==> flow/design.v <==
module div (
    input wire clk,
    input wire rst_n,
    input wire [32-1:0] dividend_i,     
    input wire [32-1:0] divisor_i,      
    input wire                       start_i,        
    input wire                       ctrl_ready_i,   
    input wire [                3:0] op_i,           
    output reg [32-1:0] result_o,   
    output reg busy_o,   
    output reg valid_o   
);
    typedef enum logic [3:0] {
        STATE_IDLE  = 4'b0001,
        STATE_START = 4'b0010,
        STATE_CALC  = 4'b0100,
        STATE_END   = 4'b1000
    } state_t;
    state_t state;
    reg [32-1:0] dividend_r;
    reg [32-1:0] divisor_r;
    reg [3:0] op_r;
    reg [31:0] count;
    reg [32-1:0] div_result;
    reg [32-1:0] div_remain;
    reg [32-1:0] minuend;
    reg invert_result;
    wire op_div = op_r[0];
    wire op_divu = op_r[1];
    wire op_rem = op_r[2];
    wire op_remu = op_r[3];
    wire [31:0] dividend_invert = (-dividend_r);
    wire [31:0] divisor_invert = (-divisor_r);
    wire minuend_ge_divisor = minuend >= divisor_r;
    wire [31:0] minuend_sub_res = minuend - divisor_r;
    wire [31:0] div_result_tmp = minuend_ge_divisor ? ({div_result[30:0], 1'b1}) : ({div_result[30:0], 1'b0});
    wire [31:0] minuend_tmp = minuend_ge_divisor ? minuend_sub_res[30:0] : minuend[30:0];
    wire [31:0] dividend_abs = dividend_r[31] ? -dividend_r : dividend_r;
    wire [31:0] divisor_abs = divisor_r[31] ? -divisor_r : divisor_r;
    always @(posedge clk) begin
        if (!rst_n) begin
            state         <= STATE_IDLE;
            result_o      <= 32'h0;
            div_result    <= 32'h0;
            div_remain    <= 32'h0;
            op_r          <= 4'h0;
            dividend_r    <= 32'h0;
            divisor_r     <= 32'h0;
            minuend       <= 32'h0;
            invert_result <= 1'b0;
            busy_o        <= 1'b0;
            valid_o       <= 1'b0;
            count         <= 32'h0;
        end else begin
            case (state)
                STATE_IDLE: begin
                    if (ctrl_ready_i) begin
                        valid_o <= 1'b0;
                        if (start_i == 1'b1) begin
                            op_r       <= op_i;
                            dividend_r <= dividend_i;
                            divisor_r  <= divisor_i;
                            state      <= STATE_START;
                            busy_o     <= 1'b1;
                        end else begin
                            op_r       <= 3'h0;
                            dividend_r <= 32'h0;
                            divisor_r  <= 32'h0;
                            result_o   <= 32'h0;
                            busy_o     <= 1'b0;
                        end
                    end
                end
                STATE_START: begin
                    valid_o <= 1'b0;
                    if (divisor_r == 32'h0) begin
                        if (op_div | op_divu) begin
                            result_o <= 32'hffffffff;
                        end else begin
                            result_o <= dividend_r;
                        end
                        state   <= STATE_IDLE;
                        busy_o  <= 1'b0;
                        valid_o <= 1'b1;
                    end else if (
                        (op_div | op_rem) ? (dividend_abs < divisor_abs) : (dividend_r < divisor_r)
                    ) begin
                        if (op_div) begin
                            result_o <= 32'b0;
                        end else if (op_rem) begin
                            result_o <= dividend_r;
                        end else if (op_divu) begin
                            result_o <= 32'b0;
                        end else if (op_remu) begin
                            result_o <= dividend_r;
                        end
                        state   <= STATE_IDLE;
                        busy_o  <= 1'b0;
                        valid_o <= 1'b1;
                    end else begin
                        busy_o     <= 1'b1;
                        count      <= 32'h40000000;
                        state      <= STATE_CALC;
                        div_result <= 32'h0;
                        div_remain <= 32'h0;
                        if (op_div | op_rem) begin
                            if (dividend_r[31] == 1'b1) begin
                                dividend_r <= dividend_invert;
                                minuend    <= dividend_invert[31];
                            end else begin
                                minuend <= dividend_r[31];
                            end
                            if (divisor_r[31] == 1'b1) begin
                                divisor_r <= divisor_invert;
                            end
                        end else begin
                            minuend <= dividend_r[31];
                        end
                        if ((op_div && (dividend_r[31] ^ divisor_r[31] == 1'b1))
                            || (op_rem && (dividend_r[31] == 1'b1))) begin
                            invert_result <= 1'b1;
                        end else begin
                            invert_result <= 1'b0;
                        end
                    end
                end
                STATE_CALC: begin
                    busy_o     <= 1'b1;
                    dividend_r <= {dividend_r[30:0], 1'b0};
                    div_result <= div_result_tmp;
                    count      <= {1'b0, count[31:1]};
                    if (|count) begin
                        minuend <= {minuend_tmp[30:0], dividend_r[30]};
                    end else begin
                        state <= STATE_END;
                        if (minuend_ge_divisor) begin
                            div_remain <= minuend_sub_res;
                        end else begin
                            div_remain <= minuend;
                        end
                    end
                end
                STATE_END: begin
                    state   <= STATE_IDLE;
                    busy_o  <= 1'b0;
                    valid_o <= 1'b1;
                    if (op_div | op_divu) begin
                        if (invert_result) begin
                            result_o <= (-div_result);
                        end else begin
                            result_o <= div_result;
                        end
                    end else begin
                        if (invert_result) begin
                            result_o <= (-div_remain);
                        end else begin
                            result_o <= div_remain;
                        end
                    end
                end
            endcase
        end
    end
endmodule
==> reports on div <==
# Reports on div

Tool output for the design above before and after an edit, in the order of the flow.
"original" refers to lines of the RTL above, "edited" to lines of the edited file.
"difference": "edited" minus "original" as printed here. "rel. change": 100 x difference / "original".
Operators: Yosys type, input widths -> output width; for muxes data width and select width s.
Cell names lack the library's common part.
Not given: n/a

Top module: div
Clock port: clk
Standard-cell library: sky130hd
Library corner: tt_025C_1v80

# Edit of the RTL

Unified diff, file above to edited file.
The edited RTL no longer does the same as the RTL above: the edit was made by script, with no optimisation intended.

```diff
@@ -39,18 +39,5 @@
     wire [31:0] divisor_abs = divisor_r[31] ? -divisor_r : divisor_r;
     always @(posedge clk) begin
-        if (!rst_n) begin
-            state         <= STATE_IDLE;
-            result_o      <= 32'h0;
-            div_result    <= 32'h0;
-            div_remain    <= 32'h0;
-            op_r          <= 4'h0;
-            dividend_r    <= 32'h0;
-            divisor_r     <= 32'h0;
-            minuend       <= 32'h0;
-            invert_result <= 1'b0;
-            busy_o        <= 1'b0;
-            valid_o       <= 1'b0;
-            count         <= 32'h0;
-        end else begin
+        begin
             case (state)
                 STATE_IDLE: begin
```

# Word-level counts

Counts by Yosys on the flattened word-level netlist (proc, flatten, opt, wreduce; memories kept). Register bits leave out memories and registers merged into their read ports (data or address). Print and check cells are left out. Cells with the same type and inputs are merged into one.

Cells by class:

| what                  | original | edited | difference | rel. change (%) |
| add/sub/neg operators | 5        | 5      | 0          | 0.00 |
| $lt $le $gt $ge       | 3        | 3      | 0          | 0.00 |
| eq/ne operators       | 14       | 14     | 0          | 0.00 |
| multiplexer cells     | 62       | 61     | -1         | -1.61 |
| bitwise logic cells   | 5        | 5      | 0          | 0.00 |
| reduce/logical cells  | 21       | 21     | 0          | 0.00 |

Operators by type and width:

| cell               | original | edited | difference | rel. change (%) |
| $mux 4             | 4        | 3      | -1         | -25.00 |
| $mux 32            | 33       | 33     | 0          | 0.00 |
| $mux 1             | 12       | 12     | 0          | 0.00 |
| $ne 2x2->1 const B | 8        | 8      | 0          | 0.00 |
| $pmux 32 s2        | 5        | 5      | 0          | 0.00 |
| $neg 32->32        | 4        | 4      | 0          | 0.00 |
| $reduce_and 2->1   | 3        | 3      | 0          | 0.00 |
| $reduce_and 4->1   | 3        | 3      | 0          | 0.00 |
| $reduce_and 5->1   | 3        | 3      | 0          | 0.00 |
| $logic_and 1x1->1  | 2        | 2      | 0          | 0.00 |
| $lt 32x32->1       | 2        | 2      | 0          | 0.00 |
| $mux 3             | 2        | 2      | 0          | 0.00 |
| $not 1->1          | 2        | 2      | 0          | 0.00 |
| $or 1x1->1         | 2        | 2      | 0          | 0.00 |
| $pmux 32 s3        | 2        | 2      | 0          | 0.00 |
| $reduce_and 3->1   | 2        | 2      | 0          | 0.00 |
| $reduce_bool 2->1  | 2        | 2      | 0          | 0.00 |
| $reduce_bool 3->1  | 2        | 2      | 0          | 0.00 |
| $eq 4x1->1 const B | 1        | 1      | 0          | 0.00 |
| $eq 4x2->1 const B | 1        | 1      | 0          | 0.00 |
| $eq 4x3->1 const B | 1        | 1      | 0          | 0.00 |
| $eq 4x4->1 const B | 1        | 1      | 0          | 0.00 |
| $ge 32x32->1       | 1        | 1      | 0          | 0.00 |
| $logic_not 32->1   | 1        | 1      | 0          | 0.00 |
| $logic_or 1x1->1   | 1        | 1      | 0          | 0.00 |
| $mux 31            | 1        | 1      | 0          | 0.00 |
| $ne 3x3->1 const B | 1        | 1      | 0          | 0.00 |
| $ne 6x6->1 const B | 1        | 1      | 0          | 0.00 |

Not every row of either side is listed.

Bit counts:

| what                            | original | edited | difference | rel. change (%) |
| register bits after elaboration | 235      | 235    | 0          | 0.00 |
| input bits                      | 72       | 72     | 0          | 0.00 |
| elaborated cells                | 122      | 121    | -1         | -0.82 |

# Logic depth

Longest topological path by Yosys (ltp), each cell counted once; first at word level (registers and memories cut), then after technology mapping (sequential cells cut; the memories' decode and read muxes count).

Logic depth:

| what                         | original | edited | difference | rel. change (%) |
| depth after elaboration      | 7        | 7      | 0          | 0.00 |
| ABC_AREA                     | 0        | 0      | n/a        | n/a |
| depth in mapped cells        | 22       | 19     | -3         | -13.64 |
| mapped depth without buffers | 18       | 19     | +1         | +5.56 |

# Netlist

Source: synth_stat.txt of the flow (Yosys; design flattened, memories mapped). It holds for the ABC_AREA given above (unset counts as 0); a run with the other value may have another netlist.

Mapped netlist:

| what                            | original  | edited    | difference | rel. change (%) |
| mapped cells                    | 1967      | 1633      | -334       | -16.98 |
| chip area (Yosys) (mm^2)        | 0.0157489 | 0.0156675 | -0.0000814 | -0.52 |
| area of sequential cells (mm^2) | 0.0046845 | 0.0069867 | +0.0023022 | +49.15 |
| flip-flops                      | 234       | 234       | 0          | 0.00 |
| buffer cells                    | 137       | 79        | -58        | -42.34 |

Cell types:

| type     | original | edited | difference | rel. change (%) |
| dfxtp_1  | 234      | 4      | -230       | -98.29 |
| edfxtp_1 | 0        | 230    | +230       | n/a |
| a22o_1   | 78       | 2      | -76        | -97.44 |
| nor2_1   | 143      | 76     | -67        | -46.85 |
| a211oi_1 | 79       | 14     | -65        | -82.28 |
| and2_1   | 10       | 67     | +57        | +570.00 |
| o21ai_0  | 166      | 131    | -35        | -21.08 |
| clkbuf_1 | 93       | 67     | -26        | -27.96 |
| buf_2    | 28       | 3      | -25        | -89.29 |
| nor3_1   | 61       | 37     | -24        | -39.34 |
| inv_1    | 60       | 84     | +24        | +40.00 |
| a31oi_1  | 28       | 5      | -23        | -82.14 |
| a21oi_1  | 117      | 96     | -21        | -17.95 |
| o21ai_1  | 1        | 18     | +17        | +1700.00 |
| xnor2_1  | 92       | 78     | -14        | -15.22 |
| a222oi_1 | 16       | 28     | +12        | +75.00 |
| o211ai_1 | 12       | 24     | +12        | +100.00 |
| o211a_1  | 12       | 1      | -11        | -91.67 |

Not every row of either side is listed.

# Worst setup path after synthesis

Path of least setup slack by OpenSTA after synthesis, without wires, with an ideal clock, recovery checks aside; 20% of the period is set as input and as output delay. Where synthesis merged equal registers, the netlist keeps one of their names.

Path after synthesis:

| what                          | original                | edited                  | difference | rel. change (%) |
| kind                          | register to register    | register to register    | n/a        | n/a |
| start                         | register dividend_r[7]  | register dividend_r[13] | n/a        | n/a |
| end                           | register dividend_r[21] | register div_remain[0]  | n/a        | n/a |
| period (ns)                   | 8.0                     | 8.0                     | 0.0        | 0.00 |
| setup time (ns)               | 0.132                   | 0.470                   | +0.338     | n/a |
| time at the first pin (ns)    | 0.000                   | 0.000                   | 0.000      | n/a |
| arrival (ns)                  | 5.197                   | 6.524                   | +1.327     | +25.53 |
| slack (ns)                    | 2.671                   | 1.005                   | -1.666     | n/a |
| delay of the path (ns)        | 5.329                   | 6.994                   | +1.665     | +31.24 |
| driving pins on the path      | 21                      | 15                      | -6         | -28.57 |
| buffers on the path           | 3                       | 0                       | -3         | -100.00 |
| synthesis period reached (ns) | 5.329                   | 6.995                   | +1.666     | +31.26 |

"delay of the path" = arrival - input delay + setup time.
"driving pins on the path" counts driving pins, that of a launching flip-flop among them; a cell with two outputs on the path counts twice.
"synthesis period reached" = period - worst setup slack (recovery checks aside). The figure is calculated, with input and output delays left at 20% of the set period.
Between the ends stands the longest chain of elaborated cells between them, by number of cells; it is not shown to be the way that was timed. Of several equally long chains one is given.
Each line given opens the expression or statement behind the cell; cells for indexed reads and writes are added by Yosys, which also makes memories of some case tables.
A register here has more assigning lines than the two given.

On the way, after synthesis, original:
Path through: dfxtp_1 -> or4_1 -> nor3_1 -> nand3_1 -> or3_1 -> nand2b_1 -> o41ai_1 -> xnor2_1 -> ha_1 -> nand4_1 -> or4_1 -> or4b_1 -> a31oi_2 -> nor3_1 -> or2_0 -> buf_2 -> o21a_1 -> buf_2 -> buf_2 -> a21oi_1 -> o32ai_1
Cells in the longest elaborated chain: 7

RTL lines, path after synthesis, original:

| what               | line | text |
| start: declaration | 20   | `reg [32-1:0] dividend_r;` |
| start: assignment  | 61   | `dividend_r <= dividend_i;` |
| start: assignment  | 108  | `dividend_r <= dividend_invert;` |
| $neg 32->32        | 38   | `wire [31:0] dividend_abs = dividend_r[31] ? -dividend_r : dividend_r;` |
| $mux 32            | 38   |  |
| $lt 32x32->1       | 86   | `(op_div \| op_rem) ? (dividend_abs < divisor_abs) : (dividend_r < divisor_r)` |
| $mux 1             | 86   |  |
| $mux 32            | 85   | `end else if (` |
| $mux 32            | 76   | `if (divisor_r == 32'h0) begin` |
| $pmux 32 s3        | 55   | `case (state)` |
| end: assignment    | 61   |  |
| end: assignment    | 108  |  |
| end: declaration   | 20   |  |

edited: The path ends at the enable pin of a flip-flop; only ways to that pin are counted.

On the way, after synthesis, edited:
Path through: edfxtp_1 -> or4_4 -> or2_4 -> or4_4 -> or3_1 -> nand2b_1 -> o41ai_2 -> xnor2_1 -> ha_1 -> nand3_1 -> nor3_1 -> nand3_1 -> o41a_1 -> a2111o_1 -> a21boi_0
Cells in the longest elaborated chain: 6

RTL lines, path after synthesis, edited:

| what               | line | text |
| start: declaration | 20   | `reg [32-1:0] dividend_r;` |
| start: assignment  | 48   | `dividend_r <= dividend_i;` |
| start: assignment  | 95   | `dividend_r <= dividend_invert;` |
| $neg 32->32        | 38   | `wire [31:0] dividend_abs = dividend_r[31] ? -dividend_r : dividend_r;` |
| $mux 32            | 38   |  |
| $lt 32x32->1       | 73   | `(op_div \| op_rem) ? (dividend_abs < divisor_abs) : (dividend_r < divisor_r)` |
| $mux 1             | 73   |  |
| $ne 2x2->1         | n/a  |  |
| $reduce_and 4->1   | n/a  |  |
| end: assignment    | 124  | `div_remain <= minuend_sub_res;` |
| end: assignment    | 126  | `div_remain <= minuend;` |
| end: declaration   | 25   | `reg [32-1:0] div_remain;` |

# Worst path after layout

From the final timing report of the runs of set A: the path of least setup slack in the routed layout; clock arrival at registers is part of the times.

Path post-layout:

| what                       | original               | edited                 | difference | rel. change (%) |
| kind                       | register to register   | register to register   | n/a        | n/a |
| start                      | register dividend_r[7] | register dividend_r[1] | n/a        | n/a |
| end                        | register count[1]      | register count[21]     | n/a        | n/a |
| period (ns)                | 8.0                    | 8.0                    | 0.0        | 0.00 |
| setup time (ns)            | 0.06                   | 0.34                   | +0.28      | n/a |
| time at the first pin (ns) | 0.59                   | 0.57                   | -0.02      | -3.39 |
| arrival (ns)               | 7.06                   | 6.49                   | -0.57      | -8.07 |
| slack (ns)                 | 1.47                   | 1.72                   | +0.25      | n/a |
| driving pins on the path   | 18                     | 18                     | 0          | 0.00 |
| buffers on the path        | 0                      | 1                      | +1         | n/a |

Between the ends stands the longest chain of elaborated cells between them, by number of cells; it is not shown to be the way that was timed. Of several equally long chains one is given.
A register here has more assigning lines than the two given.

On the way, post-layout, original:
Path through: dfxtp_1 -> or4_1 -> nor3_1 -> nand3_1 -> or3_1 -> nand2b_1 -> o41ai_1 -> xnor2_1 -> ha_1 -> nand4_1 -> or4_1 -> or4b_1 -> a31oi_2 -> nor3_1 -> or2_0 -> o21a_4 -> nor2_8 -> a22o_1
Cells in the longest elaborated chain: 7

RTL lines, path post-layout, original:

| what               | line | text |
| start: declaration | 20   | `reg [32-1:0] dividend_r;` |
| start: assignment  | 61   | `dividend_r <= dividend_i;` |
| start: assignment  | 108  | `dividend_r <= dividend_invert;` |
| $neg 32->32        | 38   | `wire [31:0] dividend_abs = dividend_r[31] ? -dividend_r : dividend_r;` |
| $mux 32            | 38   |  |
| $lt 32x32->1       | 86   | `(op_div \| op_rem) ? (dividend_abs < divisor_abs) : (dividend_r < divisor_r)` |
| $mux 1             | 86   |  |
| $mux 32            | 85   | `end else if (` |
| $mux 32            | 76   | `if (divisor_r == 32'h0) begin` |
| $pmux 32 s2        | 55   | `case (state)` |
| end: assignment    | 53   | `count         <= 32'h0;` |
| end: assignment    | 131  | `count      <= {1'b0, count[31:1]};` |
| end: declaration   | 23   | `reg [31:0] count;` |

edited: The path ends at the enable pin of a flip-flop; only ways to that pin are counted.

On the way, post-layout, edited:
Path through: edfxtp_1 -> inv_1 -> ha_1 -> nor4b_1 -> nand3_1 -> or4_4 -> or3_1 -> nand2b_1 -> o41ai_2 -> xnor2_1 -> ha_1 -> nand3_1 -> nor3_1 -> nand3_1 -> o41a_1 -> a2111o_1 -> nand2_2 -> buf_4
Cells in the longest elaborated chain: 6

RTL lines, path post-layout, edited:

| what               | line | text |
| start: declaration | 20   | `reg [32-1:0] dividend_r;` |
| start: assignment  | 48   | `dividend_r <= dividend_i;` |
| start: assignment  | 95   | `dividend_r <= dividend_invert;` |
| $neg 32->32        | 38   | `wire [31:0] dividend_abs = dividend_r[31] ? -dividend_r : dividend_r;` |
| $mux 32            | 38   |  |
| $lt 32x32->1       | 73   | `(op_div \| op_rem) ? (dividend_abs < divisor_abs) : (dividend_r < divisor_r)` |
| $mux 1             | 73   |  |
| $ne 2x2->1         | n/a  |  |
| $reduce_and 3->1   | n/a  |  |
| end: assignment    | 89   | `count      <= 32'h40000000;` |
| end: assignment    | 118  | `count      <= {1'b0, count[31:1]};` |
| end: declaration   | 23   | `reg [31:0] count;` |

# Layout results

Runs of the flow (Yosys, OpenROAD) on both versions; the two runs of a pair have the same settings. The constraints put input and output delay at 20% of the set period each and load the outputs with 0.01 pF.

Flow settings, set A:
CORE_UTILIZATION: 40
PLACE_DENSITY: 0.65
period_ns: 8.0
CAP_MARGIN: 20
CORE_MARGIN: 2
SLEW_MARGIN: 20

Final reports, set A:

| what                                  | original  | edited    | difference | rel. change (%) |
| netlist area reported by Yosys (mm^2) | 0.0157489 | 0.0156675 | -0.0000814 | -0.52 |
| die outline area (mm^2)               | 0.0409759 | 0.0407676 | -0.0002083 | -0.51 |
| utilization after layout (%)          | 46.3      | 47.1      | +0.8       | n/a |
| worst slack on setup checks (ns)      | 1.467     | 1.716     | +0.249     | n/a |
| worst hold slack (ns)                 | 0.485     | 0.558     | +0.073     | n/a |
| power consumption (mW)                | 3.445     | 6.756     | +3.311     | +96.11 |

Flow settings, set B:
ABC_AREA: 0
CELL_PAD_IN_SITES_DETAIL_PLACEMENT: 0
CORE_ASPECT_RATIO: 1.45
CORE_MARGIN: 3
CORE_UTILIZATION: 48
GPL_ROUTABILITY_DRIVEN: 1
HOLD_SLACK_MARGIN: 0.29
PLACE_DENSITY_LB_ADDON: 0.16
SETUP_SLACK_MARGIN: 3.06
TNS_END_PERCENT: 20
period_ns: 11.6
CAP_MARGIN: 20
SLEW_MARGIN: 20

Final reports, set B:

| what                                  | original  | edited    | difference | rel. change (%) |
| netlist area reported by Yosys (mm^2) | 0.0157489 | 0.0156675 | -0.0000814 | -0.52 |
| die outline area (mm^2)               | 0.0350572 | 0.0348816 | -0.0001756 | -0.50 |
| utilization after layout (%)          | 54.9      | 55.7      | +0.8       | n/a |
| worst slack on setup checks (ns)      | 5.092     | 5.607     | +0.515     | n/a |
| worst hold slack (ns)                 | 0.474     | 0.560     | +0.086     | n/a |
| power consumption (mW)                | 2.318     | 4.535     | +2.217     | +95.64 |

"power consumption": no workload was simulated; the value follows from the tool's default switching activity.
